==> flow/design.v <==
module fifo_sync #(
    parameter FW = 32,
    parameter DW = 32,
    parameter MD = 0,
    parameter SYNC_RD = 1,
    localparam WT_W = $clog2(FW)-1
) (
    input   wire logic          clk_i,
    input   wire logic          reset_i,
    input   wire logic          wr_en_i,
    input   wire logic [DW-1:0] wr_data_i,
    output  wire logic          full_o,
    input   wire logic          rd_i,
    output  logic      [DW-1:0] rd_data_o,
    output  wire logic          empty_o,
    output  logic               underflow_o,
    output  logic               overflow_o,
    input   wire logic [WT_W:0] threshold_i,
    output  wire logic          threshold_o
);
    reg [DW-1:0] fifo [0:FW-1];
    reg [$clog2(FW):0] read_ptr;
    reg [$clog2(FW):0] write_ptr;
    assign empty_o = (read_ptr == write_ptr);
    assign full_o = (write_ptr[$clog2(FW)] != read_ptr[$clog2(FW)]) & (read_ptr[$clog2(FW)-1:0] == write_ptr[$clog2(FW)-1:0]);
    always_ff @(posedge clk_i) begin
        if (reset_i) begin
            read_ptr <= 0;
            write_ptr <= 0;
        end
        if (~reset_i & wr_en_i & ~full_o) begin
            write_ptr <= write_ptr + 1;
        end
        if (~reset_i & rd_i & ~empty_o) begin
            read_ptr <= read_ptr + 1;
        end
    end
    always_ff @(posedge clk_i) begin
        if (~reset_i & wr_en_i & ~full_o) begin
            fifo[write_ptr[$clog2(FW)-1:0]] <= wr_data_i;
        end
        underflow_o <= empty_o & rd_i;
        overflow_o <= full_o & wr_en_i;
    end
    generate if (SYNC_RD) begin : __sfifo_if_synchronous_reads
        always_ff @(posedge clk_i) begin
            rd_data_o <= fifo[read_ptr[$clog2(FW)-1:0]];
        end
    end else begin : __sfifo_if_synchronous_reads
        assign rd_data_o = fifo[read_ptr[$clog2(FW)-1:0]];
    end endgenerate
    generate if (MD==0) begin : __sfifo_gen_lt
        assign threshold_o = (write_ptr[$clog2(FW)-1:0]-read_ptr[$clog2(FW)-1:0]) < threshold_i;
    end else if (MD==1) begin : __sfifo_gen_mt
        assign threshold_o = (write_ptr[$clog2(FW)-1:0]-read_ptr[$clog2(FW)-1:0]) > threshold_i;
    end else if (MD==3) begin : __sfifo_gen_le
        assign threshold_o = (write_ptr[$clog2(FW)-1:0]-read_ptr[$clog2(FW)-1:0]) <= threshold_i;
    end else if (MD==2) begin : __sfifo_gen_me
        assign threshold_o = (write_ptr[$clog2(FW)-1:0]-read_ptr[$clog2(FW)-1:0]) >= threshold_i;
    end endgenerate
endmodule
module tl_skdbf #(
    parameter DW   = 8,
    parameter SYNC = 0
) (
    input  wire logic          clk_i,
    input  wire logic          rst_i,
    input  wire logic          combinational_ready_i,
    output logic      [DW-1:0] cycle_data_o,
    output logic               cycle_vld_o,
    output logic               registered_ready_o,
    input  wire logic [DW-1:0] registered_data_i,
    input  wire logic          registered_vld_i
);
  reg [DW-1:0] held_data;
  reg held_vld;
  wire hold_data;
  assign hold_data = !combinational_ready_i & registered_ready_o & cycle_vld_o & registered_vld_i;
  assign registered_ready_o = !held_vld;
  always_ff @(posedge clk_i) begin
    if (rst_i) begin
      held_vld  <= '0;
      held_data <= '0;
    end else if (hold_data) begin
      held_data <= registered_data_i;
      held_vld  <= 1'b1;
    end else if (combinational_ready_i) begin
      held_vld <= '0;
    end
  end
  generate
    if (SYNC) begin : __skdbf_if_sync
      always_ff @(posedge clk_i) begin
        cycle_data_o <= held_vld ? held_data : registered_data_i;
        cycle_vld_o  <= rst_i ? 1'b0 : held_vld | registered_vld_i;
      end
    end else begin : __skdbf_if_async
      assign cycle_data_o = held_vld ? held_data : registered_data_i;
      assign cycle_vld_o  = held_vld | registered_vld_i;
    end
  endgenerate
endmodule
module uart_tx (
    input  wire        clock,
    input  wire        resetn,
    input  wire [15:0] bauddiv_i,      
    input  wire        tx_i,
    input  wire [ 7:0] tx_byte_i,
    output wire        tx_dequeue_o,
    output wire        tx_o,
    output wire        tx_busy_o
);
  reg start_q, byte_q, stop_q, cmpl_q, tx_q;
  reg [15:0] counter_q;
  reg [7:0] tx_byte_q;
  reg [2:0] byte_cnt_q;
  wire zero;
  assign zero = counter_q == 16'd0;
  assign tx_o = tx_q;
  assign tx_dequeue_o = cmpl_q;
  assign tx_busy_o = start_q | byte_q | stop_q | cmpl_q;
  always_ff @(posedge clock)
    if (!resetn || !(start_q || byte_q || stop_q) || zero || cmpl_q) counter_q <= bauddiv_i;
    else counter_q <= counter_q - 1'b1;
  always_ff @(posedge clock)
    if (!resetn || !(start_q | stop_q | byte_q | cmpl_q)) tx_q <= 1'b1;
    else if (cmpl_q) tx_q <= 1'b1;
    else if (stop_q) tx_q <= 1'b1;
    else if (byte_q) tx_q <= tx_byte_q[0];
    else if (start_q) tx_q <= 1'b0;
  always_ff @(posedge clock)
    if (!resetn || cmpl_q) start_q <= 1'b0;
    else if (!start_q) start_q <= tx_i;
  always_ff @(posedge clock)
    if (!resetn || cmpl_q) byte_q <= 1'b0;
    else if (!byte_q) byte_q <= start_q && zero;
  always_ff @(posedge clock)
    if (!resetn || cmpl_q) stop_q <= 1'b0;
    else if (!stop_q) stop_q <= byte_q && zero && (byte_cnt_q == 3'd7);
  always_ff @(posedge clock)
    if (!resetn || cmpl_q) byte_cnt_q <= 3'd0;
    else if (byte_q && zero) byte_cnt_q <= byte_cnt_q + 3'd1;
  always_ff @(posedge clock)
    if (!resetn || (tx_i && !start_q)) tx_byte_q <= tx_byte_i;
    else if (byte_q && zero) tx_byte_q <= {1'b0, tx_byte_q[7:1]};
  always_ff @(posedge clock)
    if (!resetn || cmpl_q) cmpl_q <= 1'b0;
    else if (!cmpl_q) cmpl_q <= stop_q && zero;
endmodule
module uart_rx (
    input  wire        clock,
    input  wire        resetn,
    input  wire [15:0] bauddiv_i,   
    input  wire        rx_i,
    output wire [ 7:0] rx_byte_o,
    output wire        rx_o,
    output wire        rx_busy_o
);
  (* ASYNC_REG = "TRUE" *) reg rx_q, rx_qq;
  reg sample_q, start_q, stop_q, hbit_q, cmpl_q;
  reg [15:0] counter_q;
  reg [ 7:0] rx_byte_q;
  reg [ 2:0] byte_cnt_q;
  wire rx, zero, sample_en, shift_en, last_shift;
  assign rx = !rx_qq;
  assign zero = counter_q == '0;
  assign sample_en = counter_q == {1'b0, bauddiv_i[15:1]};
  assign shift_en = zero && sample_q && start_q && !stop_q;
  assign last_shift = byte_cnt_q == 3'd7 && shift_en;
  assign rx_o = cmpl_q;
  assign rx_byte_o = rx_byte_q;
  assign rx_busy_o = sample_q | start_q | stop_q | hbit_q | cmpl_q;
  always_ff @(posedge clock)
    if (!resetn) rx_q <= 1'b1;
    else rx_q <= rx_i;
  always_ff @(posedge clock)
    if (!resetn) rx_qq <= 1'b1;
    else rx_qq <= rx_q;
  always_ff @(posedge clock)
    if ((!rx & !(sample_q | start_q)) || zero || !resetn || (sample_en & sample_q & rx & !start_q) || rx_o)
      counter_q <= bauddiv_i;
    else counter_q <= counter_q - 1'b1;
  always_ff @(posedge clock)
    if (rx_o || !resetn) sample_q <= 1'b0;
    else if (!sample_q) sample_q <= rx;
  always_ff @(posedge clock)
    if (rx_o || !resetn) start_q <= 1'b0;
    else if (!start_q) start_q <= sample_en & sample_q & rx;
  always_ff @(posedge clock)
    if (rx_o || !resetn) rx_byte_q <= 8'd0;
    else if (shift_en) rx_byte_q <= {rx_qq, rx_byte_q[7:1]};
  always_ff @(posedge clock)
    if (rx_o || !resetn) byte_cnt_q <= 3'd0;
    else if (shift_en) byte_cnt_q <= byte_cnt_q + 1'b1;
  always_ff @(posedge clock)
    if (rx_o || !resetn) stop_q <= 1'b0;
    else if (!stop_q) stop_q <= last_shift;
  always_ff @(posedge clock)
    if (rx_o || !resetn) hbit_q <= 1'b0;
    else if (stop_q && (counter_q == '0)) hbit_q <= 1'b1;
  always_ff @(posedge clock)
    if (rx_o || !resetn) cmpl_q <= 1'b0;
    else if (hbit_q && (counter_q == {1'b0, bauddiv_i[15:1]})) cmpl_q <= 1'b1;
endmodule
`default_nettype none
module TL_UART #(
    parameter [15:0] C_DEFAULT_BAUD_RATE = 16'd868,
    parameter C_DEFAULT_TX_ON = 1,
    parameter C_DEFAULT_RX_ON = 1,
    parameter C_TILELINK_ID_WIDTH = 1
) (
    input  wire                           uart_clock_i,
    input  wire                           uart_reset_i,
    input  wire [                    2:0] uart_a_opcode,
    input  wire [                    2:0] uart_a_param,
    input  wire [                    2:0] uart_a_size,
    input  wire [C_TILELINK_ID_WIDTH-1:0] uart_a_source,
    input  wire [                   11:0] uart_a_address,
    input  wire [                    3:0] uart_a_mask,
    input  wire [                   31:0] uart_a_data,
    input  wire                           uart_a_corrupt,
    input  wire                           uart_a_valid,
    output wire                           uart_a_ready,
    output wire [                    2:0] uart_d_opcode,
    output wire [                    1:0] uart_d_param,
    output wire [                    2:0] uart_d_size,
    output wire [C_TILELINK_ID_WIDTH-1:0] uart_d_source,
    output wire                           uart_d_denied,
    output wire [                   31:0] uart_d_data,
    output wire                           uart_d_corrupt,
    output wire                           uart_d_valid,
    input  wire                           uart_d_ready,
    input  wire                           UART_RX,
    output wire                           UART_TX,
    output wire                           UART_RX_IRQ,
    output wire                           UART_TX_IRQ
);
  localparam AW = 12;
  localparam IW = C_TILELINK_ID_WIDTH;
  wire          a_ready;
  wire          a_valid;
  wire [   2:0] a_opcode;
  /*verilator lint_off UNUSED*/
  wire [   2:0] a_param;
  /*verilator lint_on UNUSED*/
  wire [   2:0] a_size;
  wire [IW-1:0] a_source;
  wire [  11:0] a_address;
  wire [   3:0] a_mask;
  wire [  31:0] a_data;
  wire          a_corrupt;
  wire          d_ready;
  reg  [   2:0] d_opcode_q;
  reg  [   1:0] d_param_q;
  reg  [   2:0] d_size_q;
  reg  [IW-1:0] d_source_q;
  reg           d_denied_q;
  reg  [  15:0] d_data_q;
  reg           d_corrupt_q;
  reg           d_valid_q;
localparam [2:0] Get = 3'd4;
localparam [2:0] PutFullData = 3'd0;
localparam [2:0] PutPartialData = 3'd1;
localparam [2:0] ArithmeticData = 3'd2;
localparam [2:0] LogicalData = 3'd3;
localparam [2:0] AMOXOR = 3'd0;
localparam [2:0] AMOOR = 3'd1;
localparam [2:0] AMOAND = 3'd2;
localparam [2:0] AMOSWAP = 3'd3;
localparam [2:0] AMOMIN = 3'd0;
localparam [2:0] AMOMAX = 3'd1;
localparam [2:0] AMOMINU = 3'd2;
localparam [2:0] AMOMAXU = 3'd3;
localparam [2:0] AMOADD = 3'd4;
function automatic TL_isWriteTo(input [AW-1:0] address, input [AW-1:0] address_t);
  TL_isWriteTo = (address == address_t) && a_valid && (d_ready || !d_valid_q) && (a_opcode==PutFullData || a_opcode==PutPartialData || a_opcode==ArithmeticData || a_opcode==LogicalData);
endfunction
function automatic TL_isReadTo(input [AW-1:0] address, input [AW-1:0] address_t);
  TL_isReadTo = (address == address_t) && a_valid && (d_ready || !d_valid_q) && (a_opcode == Get || a_opcode==ArithmeticData || a_opcode==LogicalData);
endfunction
function automatic [2:0] TL_RetCode();
  TL_RetCode = (a_opcode == PutFullData || a_opcode == PutPartialData) ? 3'd0 : 3'd1;
endfunction
  assign d_ready = uart_d_ready;
  assign a_ready = d_ready || !d_valid_q;
  assign uart_d_opcode = d_opcode_q;
  assign uart_d_param = d_param_q;
  assign uart_d_size = d_size_q;
  assign uart_d_source = d_source_q;
  assign uart_d_denied = d_denied_q;
  assign uart_d_data = {16'd0, d_data_q};
  assign uart_d_corrupt = d_corrupt_q;
  assign uart_d_valid = d_valid_q;
  tl_skdbf #(
      .DW  (58 + IW),
      .SYNC(0)
  ) skdbf_inst (
      .clk_i(uart_clock_i),
      .rst_i(uart_reset_i),
      .combinational_ready_i(a_ready),
      .cycle_data_o({a_opcode, a_param, a_size, a_source, a_address, a_mask, a_data, a_corrupt}),
      .cycle_vld_o(a_valid),
      .registered_ready_o(uart_a_ready),
      .registered_data_i({
        uart_a_opcode,
        uart_a_param,
        uart_a_size,
        uart_a_source,
        uart_a_address,
        uart_a_mask,
        uart_a_data,
        uart_a_corrupt
      }),
      .registered_vld_i(uart_a_valid)
  );
  localparam [11:0] REG_UART_CTRL = 12'h000;  
  localparam [11:0] REG_UART_STATUS = 12'h004;   
  localparam [11:0] REG_UART_FIFOAX = 12'h008;   
  localparam [11:0] REG_UART_BAUDDIV = 12'h00C;   
  logic [15:0] UARTCTRL_q, UARTSTATS_q, FIFOAX_q, BAUDDIV_q, DATA_r;
  wire tx_dequeue, rx_enqueue, tx_full, tx_empty, rx_full, rx_empty, tx_underflow, tx_overflow, rx_underflow, rx_overflow, rx_threshold, tx_threshold, rx_busy, tx_busy;
  wire [7:0] rx_char, tx_char, rx_head;
  assign FIFOAX_q[7:0] = rx_empty ? 8'd0 : rx_head;
  reg
      RX_q,
      TX_q,
      RX_WATERMARK_IRQ_q,
      TX_WATERMARK_IRQ_q,
      RX_WATERMARK_IRQEN_q,
      TX_WATERMARK_IRQEN_q;
  reg [4:0] RX_WATERMARK_q, TX_WATERMARK_q;
  assign UARTCTRL_q = {
    2'd0, TX_WATERMARK_IRQEN_q, RX_WATERMARK_IRQEN_q, TX_WATERMARK_q, RX_WATERMARK_q, TX_q, RX_q
  };
  assign FIFOAX_q[15:8] = 8'd0;
  assign UARTSTATS_q = {
    8'd0,
    tx_busy,
    TX_WATERMARK_IRQ_q,
    tx_empty,
    tx_full,
    rx_busy,
    RX_WATERMARK_IRQ_q,
    rx_empty,
    rx_full
  };
  assign UART_RX_IRQ = RX_WATERMARK_IRQ_q;
  assign UART_TX_IRQ = TX_WATERMARK_IRQ_q;
  logic [15:0] w_val;
  assign w_val = a_data[15:0];
  always_ff @(posedge uart_clock_i)
    if (uart_reset_i) TX_q <= C_DEFAULT_TX_ON == 1 ? 1'b1 : 1'b0;
    else if (TL_isWriteTo(a_address, REG_UART_CTRL)) TX_q <= w_val[1];
  always_ff @(posedge uart_clock_i)
    if (uart_reset_i) RX_q <= C_DEFAULT_RX_ON == 1 ? 1'b1 : 1'b0;
    else if (TL_isWriteTo(a_address, REG_UART_CTRL)) RX_q <= w_val[0];
  always_ff @(posedge uart_clock_i)
    if (uart_reset_i) RX_WATERMARK_q <= 5'd0;
    else if (TL_isWriteTo(a_address, REG_UART_CTRL)) RX_WATERMARK_q <= w_val[6:2];
  always_ff @(posedge uart_clock_i)
    if (uart_reset_i) TX_WATERMARK_q <= 5'd0;
    else if (TL_isWriteTo(a_address, REG_UART_CTRL)) TX_WATERMARK_q <= w_val[11:7];
  always_ff @(posedge uart_clock_i)
    if (uart_reset_i) RX_WATERMARK_IRQEN_q <= 1'b0;
    else if (TL_isWriteTo(a_address, REG_UART_CTRL)) RX_WATERMARK_IRQEN_q <= w_val[12];
  always_ff @(posedge uart_clock_i)
    if (uart_reset_i) TX_WATERMARK_IRQEN_q <= 1'b0;
    else if (TL_isWriteTo(a_address, REG_UART_CTRL)) TX_WATERMARK_IRQEN_q <= w_val[13];
  always_ff @(posedge uart_clock_i)
    if (uart_reset_i) RX_WATERMARK_IRQ_q <= 1'b0;
    else if (TL_isWriteTo(a_address, REG_UART_STATUS)) RX_WATERMARK_IRQ_q <= w_val[2];
    else if (RX_WATERMARK_IRQEN_q & rx_threshold & !RX_WATERMARK_IRQ_q) RX_WATERMARK_IRQ_q <= 1'b1;
    else if (!RX_WATERMARK_IRQEN_q) RX_WATERMARK_IRQ_q <= 1'b0;
  always_ff @(posedge uart_clock_i)
    if (uart_reset_i) TX_WATERMARK_IRQ_q <= 1'b0;
    else if (TL_isWriteTo(a_address, REG_UART_STATUS)) TX_WATERMARK_IRQ_q <= w_val[6];
    else if (TX_WATERMARK_IRQEN_q & tx_threshold) TX_WATERMARK_IRQ_q <= 1'b1;
    else if (!TX_WATERMARK_IRQEN_q) TX_WATERMARK_IRQ_q <= 1'b0;
  always_ff @(posedge uart_clock_i)
    if (uart_reset_i) BAUDDIV_q <= C_DEFAULT_BAUD_RATE;
    else if (TL_isWriteTo(a_address, REG_UART_BAUDDIV)) BAUDDIV_q <= w_val[15:0];
  always_comb
    if (TL_isReadTo(a_address, REG_UART_CTRL)) DATA_r = UARTCTRL_q;
    else if (TL_isReadTo(a_address, REG_UART_STATUS)) DATA_r = UARTSTATS_q;
    else if (TL_isReadTo(a_address, REG_UART_FIFOAX)) DATA_r = FIFOAX_q;
    else if (TL_isReadTo(a_address, REG_UART_BAUDDIV)) DATA_r = BAUDDIV_q;
    else DATA_r = 16'd0;
  always_ff @(posedge uart_clock_i)
    if (uart_reset_i) begin
      d_valid_q <= 1'b0;
    end else if (a_valid && (d_ready || !d_valid_q)) begin
      d_valid_q <= 1'b1;
      d_opcode_q <= TL_RetCode();
      d_param_q <= '0;
      d_size_q <= a_size;
      d_source_q <= a_source;
      d_denied_q <= 1'b0;
      d_data_q <= DATA_r;
      d_corrupt_q <= 1'b0;
    end else if (d_ready) begin
      d_valid_q <= 1'b0;
    end
  fifo_sync #(
      .FW(32),
      .DW(8),
      .MD(1),
      .SYNC_RD(0)
  ) rx_fifo_inst (
      .clk_i(uart_clock_i),
      .reset_i(uart_reset_i),
      .wr_en_i(UARTCTRL_q[0] & rx_enqueue),
      .wr_data_i(rx_char),
      .full_o(rx_full),
      .rd_i(TL_isReadTo(a_address, REG_UART_FIFOAX)),
      .rd_data_o(rx_head),
      .empty_o(rx_empty),
      .underflow_o(rx_underflow),
      .overflow_o(rx_overflow),
      .threshold_i(UARTCTRL_q[6:2]),
      .threshold_o(rx_threshold)
  );
  fifo_sync #(
      .FW(32),
      .DW(8),
      .MD(1),
      .SYNC_RD(0)
  ) tx_fifo_inst (
      .clk_i(uart_clock_i),
      .reset_i(uart_reset_i),
      .wr_en_i(TL_isWriteTo(a_address, REG_UART_FIFOAX)),
      .wr_data_i(a_data[7:0]),
      .full_o(tx_full),
      .rd_i(tx_dequeue),
      .rd_data_o(tx_char),
      .empty_o(tx_empty),
      .underflow_o(tx_underflow),
      .overflow_o(tx_overflow),
      .threshold_i(UARTCTRL_q[11:7]),
      .threshold_o(tx_threshold)
  );
  uart_rx uart_reciever (
      .clock(uart_clock_i),
      .resetn(!uart_reset_i),
      .bauddiv_i(BAUDDIV_q),
      .rx_i(UART_RX),
      .rx_byte_o(rx_char),
      .rx_o(rx_enqueue),
      .rx_busy_o(rx_busy)
  );
  uart_tx uart_trasmitter (
      .clock(uart_clock_i),
      .resetn(!uart_reset_i),
      .bauddiv_i(BAUDDIV_q),
      .tx_i(UARTCTRL_q[1] & !tx_empty),
      .tx_byte_i(tx_char),
      .tx_dequeue_o(tx_dequeue),
      .tx_o(UART_TX),
      .tx_busy_o(tx_busy)
  );
  /*verilator lint_off UNUSED*/
  wire unused;
  assign unused = (|a_data[31:16]) | tx_underflow | rx_underflow | tx_overflow | rx_overflow | (|a_mask) | a_corrupt;
  /*verilator lint_on UNUSED*/
endmodule
Memo
Re: synthesis data of TL_UART

* Step by step through the tools: TL_UART
Tool output for the design above before and after an edit, in the order of the flow.
"before" refers to lines of the RTL above, "after" to lines of the edited file.
"difference": "after" minus "before" as printed here.
The mark -- stands for no value.
- Top module :: TL_UART
- Clock port :: uart_clock_i
- Standard-cell library :: sky130hd
- Corner :: tt_025C_1v80

* Diff
Unified diff, file above to edited file.
A script made this edit. It changes what the design does and was not meant as an optimisation.
#+begin_src diff
@@ -174,7 +174,5 @@
     if (!resetn) rx_q <= 1'b1;
     else rx_q <= rx_i;
-  always_ff @(posedge clock)
-    if (!resetn) rx_qq <= 1'b1;
-    else rx_qq <= rx_q;
+  always_comb rx_qq = rx_q;
   always_ff @(posedge clock)
     if ((!rx & !(sample_q | start_q)) || zero || !resetn || (sample_en & sample_q & rx & !start_q) || rx_o)
#+end_src

* Word level
Yosys after proc, flatten, opt, wreduce and memory -nomap, before mapping. Print and check cells are not counted. Equal cells are merged and count once.
Yosys's memory passes give these memory sizes; they may raise the number of words (mostly to a power of two), join words into wider ones and drop unused or constant bits.
** Cells by class
- $add $sub $neg :: before 10, after 10, difference 0
- $mul :: before 0, after 0, difference 0
- divide/modulo/power cells :: before 0, after 0, difference 0
- order comparisons :: before 2, after 2, difference 0
- equality and inequality tests :: before 18, after 18, difference 0
- shift-type cells :: before 0, after 0, difference 0
- muxes and demuxes :: before 43, after 43, difference 0
- bitwise gates (word level) :: before 39, after 39, difference 0
- reductions and logical operators :: before 74, after 74, difference 0
Unchanged operator kinds not shown: 35.
** Word-level totals
- register bits after elaboration :: before 206, after 205, difference -1
- latch bits :: before 0, after 0, difference 0
- bits in writable memories :: before 512, after 512, difference 0
- ROM bits :: before 0, after 0, difference 0
- clocked read ports x word width :: before 16, after 16, difference 0
- memories kept :: before 2, after 2, difference 0
- word-level cells :: before 227, after 226, difference -1
** Memory list
- words x width with read and write ports :: before rx_fifo_inst.fifo 32x8 r1 w1; tx_fifo_inst.fifo 32x8 r1 w1, after rx_fifo_inst.fifo 32x8 r1 w1; tx_fifo_inst.fifo 32x8 r1 w1

* Longest topological paths
Yosys ltp: most cells in a row. Word level: on the elaborated netlist, between registers, memories and ports. Mapped: between sequential cells and ports; inverters and the memories' decode and read muxes count.
** Logic depth
- word-level depth :: before 9, after 9, difference 0
- ABC_AREA :: before 0, after 0
- gate-level depth with buffers :: before 13, after 12, difference -1

* Synthesis result
Source: synth_stat.txt of the flow (Yosys; design flattened, memories mapped). It holds for the ABC_AREA given above (unset counts as 0); a run with the other value may have another netlist.
** Cell types
- sky130_fd_sc_hd__nor2b_1 :: before 19, after 7, difference -12
- sky130_fd_sc_hd__mux2_2 :: before 26, after 37, difference +11
- sky130_fd_sc_hd__buf_4 :: before 31, after 22, difference -9
- sky130_fd_sc_hd__xor2_1 :: before 31, after 40, difference +9
- sky130_fd_sc_hd__nand2_1 :: before 148, after 140, difference -8
- sky130_fd_sc_hd__xnor2_1 :: before 43, after 35, difference -8
- sky130_fd_sc_hd__buf_2 :: before 22, after 30, difference +8
- sky130_fd_sc_hd__nand2b_1 :: before 14, after 7, difference -7
- sky130_fd_sc_hd__a21oi_1 :: before 80, after 74, difference -6
- sky130_fd_sc_hd__mux2i_1 :: before 51, after 57, difference +6
- sky130_fd_sc_hd__o221ai_1 :: before 7, after 1, difference -6
- sky130_fd_sc_hd__mux2_4 :: before 6, after 0, difference -6
- sky130_fd_sc_hd__nor4_1 :: before 5, after 11, difference +6
- sky130_fd_sc_hd__a2111oi_0 :: before 5, after 0, difference -5
- sky130_fd_sc_hd__o32ai_1 :: before 5, after 0, difference -5
- sky130_fd_sc_hd__nor2_1 :: before 171, after 175, difference +4
- sky130_fd_sc_hd__mux4_2 :: before 147, after 151, difference +4
- sky130_fd_sc_hd__a22o_1 :: before 11, after 7, difference -4
Unchanged cell types not shown: 10.
The list need not be complete.
** Mapped netlist
- mapped cells :: before 1828, after 1805, difference -23
- synthesis area (um2) :: before 29090.4, after 28872.7, difference -217.7
- sequential part of the area (um2) :: before 19708.9, after 19688.9, difference -20.0
- flip-flop cells :: before 702, after 701, difference -1
- buffer cells :: before 107, after 106, difference -1
The figures by module come from a second, unflattened synthesis with its own total; it is not the netlist above.
** Unflattened totals
- cell total of the unflattened synthesis :: before 1966, after 1969, difference +3
- area (unflattened synthesis) (um2) :: before 31296.3, after 31425.1, difference +128.8
Each row is one instance without its submodules.
** By module, before
- fifo_sync :: times used 2, cells 528, area 11053.1 um2, sequential area 8187.9 um2
- tl_skdbf :: times used 1, cells 327, area 3380.7 um2, sequential area 1201.2 um2
- TL_UART :: times used 1, cells 275, area 2663.8 um2, sequential area 1291.2 um2
- uart_rx :: times used 1, cells 170, area 1747.9 um2, sequential area 680.7 um2
- uart_tx :: times used 1, cells 138, area 1397.6 um2, sequential area 720.7 um2
** By module, after
- fifo_sync :: times used 2, cells 528, area 11053.1 um2, sequential area 8187.9 um2
- tl_skdbf :: times used 1, cells 327, area 3380.7 um2, sequential area 1201.2 um2
- TL_UART :: times used 1, cells 275, area 2663.8 um2, sequential area 1291.2 um2
- uart_rx :: times used 1, cells 168, area 1717.9 um2, sequential area 660.6 um2
- uart_tx :: times used 1, cells 143, area 1556.5 um2, sequential area 720.7 um2

* Path before layout
OpenSTA on the mapped netlist: ideal clock, no wires. The path of least setup slack (recovery checks aside). Input and output delay are each 20% of the period. Register names are those of the netlist, which keeps one name where synthesis merged equal registers.
** Timing post-synthesis
- path type :: before input-to-reg, after input-to-reg
- from :: before input uart_reset_i, after input uart_reset_i
- to :: before register d_data_q[0], after register d_data_q[0]
- period (ns) :: before 8.0, after 8.0, difference 0.0
- external input delay (ns) :: before 1.600, after 1.600, difference 0.000
- launch time at the first pin (ns) :: before 1.600, after 1.600, difference 0.000
- arrival (ns) :: before 3.511, after 3.513, difference +0.002
- required time (ns) :: before 7.574, after 7.574, difference 0.000
- path slack (ns) :: before 4.063, after 4.062, difference -0.001
- path delay (ns) :: before 2.337, after 2.339, difference +0.002
- stages on the path :: before 3, after 3, difference 0
- buffers on the path :: before 2, after 2, difference 0
- synthesis period reached (ns) :: before 3.937, after 3.938, difference +0.001
"path delay" is the arrival time less input delay plus setup time.
"stages on the path" counts driving pins, that of a launching flip-flop among them; a cell with two outputs on the path counts twice.
"synthesis period reached" is the clock period less the worst setup slack; recovery checks do not enter. This is arithmetic on one report: input and output delays are still those of the set period (20% each).
Between the ends stands the longest chain of elaborated cells between them, by number of cells; it is not shown to be the way that was timed. Of several equally long chains one is given.
Each line given opens the expression or statement behind the cell; cells for indexed reads and writes are added by Yosys, which also makes memories of some case tables.
On the way, post-synthesis, before:
- Cell sequence :: sky130_fd_sc_hd__clkbuf_1 > sky130_fd_sc_hd__clkbuf_1 > sky130_fd_sc_hd__nor3_1
- Length of the longest elaborated chain :: 2
- Elaborated cells on any way between the ends :: 2
** Ends and longest elaborated chain, post-synthesis, before
- from (decl) :: RTL line 213 : input  wire                           uart_reset_i,
- inverter 1 bit
- AND reduction 2 bit
- to (assign) :: RTL line 398 : d_data_q <= DATA_r;
- to (decl) :: RTL line 258 : reg  [  15:0] d_data_q;
On the way, post-synthesis, after:
- Cell sequence :: sky130_fd_sc_hd__clkbuf_1 > sky130_fd_sc_hd__clkbuf_1 > sky130_fd_sc_hd__nor3_1
- Length of the longest elaborated chain :: 2
- Elaborated cells on any way between the ends :: 2
** Ends and longest elaborated chain, post-synthesis, after
- from (decl) :: RTL line 211 : input  wire                           uart_reset_i,
- inverter 1 bit
- AND reduction 2 bit
- to (assign) :: RTL line 396 : d_data_q <= DATA_r;
- to (decl) :: RTL line 256 : reg  [  15:0] d_data_q;

* Timing after layout
Path of least setup slack in the final report of the runs of pair A (OpenROAD, finished layout, wires in). Where an end is a register, its clock arrival counts in the times.
** Timing after layout
- path type :: before reg-to-reg, after reg-to-reg
- from :: before register rx_fifo_inst.write_ptr[2], after register uart_reciever.counter_q[0]
- to :: before memory rx_fifo_inst.fifo[25][3], after register uart_reciever.rx_byte_q[6]
- period (ns) :: before 4.73, after 4.73, difference 0.00
- launch time at the first pin (ns) :: before 0.61, after 0.62, difference +0.01
- arrival (ns) :: before 3.82, after 3.94, difference +0.12
- required time (ns) :: before 4.95, after 5.23, difference +0.28
- path slack (ns) :: before 1.13, after 1.30, difference +0.17
- stages on the path :: before 7, after 9, difference +2
- buffers on the path :: before 0, after 0, difference 0
Between the ends stands the longest chain of elaborated cells between them, by number of cells; it is not shown to be the way that was timed. Of several equally long chains one is given.
before: The path ends at the enable pin of a flip-flop; only ways to that pin are counted.
On the way, after layout, before:
- Cell sequence :: sky130_fd_sc_hd__edfxtp_1 > sky130_fd_sc_hd__ha_1 > sky130_fd_sc_hd__nand4_1 > sky130_fd_sc_hd__nor2_1 > sky130_fd_sc_hd__a211oi_1 > sky130_fd_sc_hd__nand2_1 > sky130_fd_sc_hd__nor2_1
- Length of the longest elaborated chain :: 5
- Elaborated cells on any way between the ends :: 6
** Ends and longest elaborated chain, after layout, before
- from (decl) :: RTL line 23 : reg [$clog2(FW):0] write_ptr;
- from (assign) :: RTL line 29 : write_ptr <= 0;
- from (assign) :: RTL line 32 : write_ptr <= write_ptr + 1;
- == test 5 bit :: RTL line 25 : assign full_o = (write_ptr[$clog2(FW)] != read_ptr[$clog2(FW)]) & (read_ptr[$clog2(FW)-1:0] == write_ptr[$clog ...
- AND 1 bit :: RTL line 25
- inverter 1 bit :: RTL line 39 : if (~reset_i & wr_en_i & ~full_o) begin
- AND 1 bit :: RTL line 39
- 2-to-1 mux 5 bit :: RTL line 39
- to (decl) :: RTL line 21 : reg [DW-1:0] fifo [0:FW-1];
On the way, after layout, after:
- Cell sequence :: sky130_fd_sc_hd__dfxtp_1 > sky130_fd_sc_hd__inv_1 > sky130_fd_sc_hd__ha_1 > sky130_fd_sc_hd__nor4b_1 > sky130_fd_sc_hd__nand4b_1 > sky130_fd_sc_hd__nor3_1 > sky130_fd_sc_hd__nand4b_1 > sky130_fd_sc_hd__mux2i_1 > sky130_fd_sc_hd__nor2_1
- Length of the longest elaborated chain :: 4
- Elaborated cells on any way between the ends :: 4
** Ends and longest elaborated chain, after layout, after
- from (decl) :: RTL line 161 : reg [15:0] counter_q;
- from (assign) :: RTL line 179 : counter_q <= bauddiv_i;
- from (assign) :: RTL line 180 : else counter_q <= counter_q - 1'b1;
- logical NOT 16 bit :: RTL line 166 : assign zero = counter_q == '0;
- logical AND 1 bit (3 in a row) :: RTL line 168 : assign shift_en = zero && sample_q && start_q && !stop_q;
- to (assign) :: RTL line 188 : if (rx_o || !resetn) rx_byte_q <= 8'd0;
- to (assign) :: RTL line 189 : else if (shift_en) rx_byte_q <= {rx_qq, rx_byte_q[7:1]};
- to (decl) :: RTL line 162 : reg [ 7:0] rx_byte_q;

* Flow runs
Runs of the flow (Yosys, OpenROAD) on both versions; the two runs of a pair have the same settings. The constraints put input and output delay at 20% of the set period each and load the outputs with 0.01 pF.
Flow settings, pair A:
- CORE_UTILIZATION :: 40
- PLACE_DENSITY :: 0.6
- period_ns :: 4.73
- CAP_MARGIN :: 20
- CORE_MARGIN :: 2
- SLEW_MARGIN :: 20
** Results, pair A
- synthesis area (um2) :: before 29090.4, after 28872.7, difference -217.7
- die size (um2) :: before 74898.0, after 74346.2, difference -551.8
- standard-cell area of the final layout (um2) :: before 33333.2, after 33362.0, difference +28.8
- utilization in the final report :: before 0.465, after 0.467, difference +0.002
- worst setup slack after layout (ns) :: before 1.131, after 1.297, difference +0.166
- final worst hold slack (ns) :: before 0.412, after 0.453, difference +0.041
- total power after layout (uW) :: before 13003, after 13198, difference +195
- achieved period (ns) :: before 3.599, after 3.433, difference -0.166
Flow settings, pair B:
- ABC_AREA :: 0
- CAP_MARGIN :: 35
- CELL_PAD_IN_SITES_GLOBAL_PLACEMENT :: 3
- CORE_ASPECT_RATIO :: 1.47
- CORE_MARGIN :: 2
- CORE_UTILIZATION :: 47
- GPL_TIMING_DRIVEN :: 1
- PLACE_DENSITY_LB_ADDON :: 0.11
- SETUP_SLACK_MARGIN :: 0.93
- TNS_END_PERCENT :: 10
- period_ns :: 7.37
- SLEW_MARGIN :: 20
** Results, pair B
- synthesis area (um2) :: before 29090.4, after 28872.7, difference -217.7
- die size (um2) :: before 63937.3, after 63466.5, difference -470.8
- standard-cell area of the final layout (um2) :: before 32982.9, after 32722.6, difference -260.3
- utilization in the final report :: before 0.539, after 0.537, difference -0.002
- worst setup slack after layout (ns) :: before 3.039, after 3.113, difference +0.074
- final worst hold slack (ns) :: before 0.406, after 0.445, difference +0.039
- total power after layout (uW) :: before 8257, after 8097, difference -160
- achieved period (ns) :: before 4.331, after 4.257, difference -0.074
By "achieved period" is meant the clock period of the run minus its worst setup slack. This is arithmetic on one report: input and output delays are still those of the set period (20% each).
"total power after layout" rests on the timing tool's default activity at the inputs, not on a simulated workload.
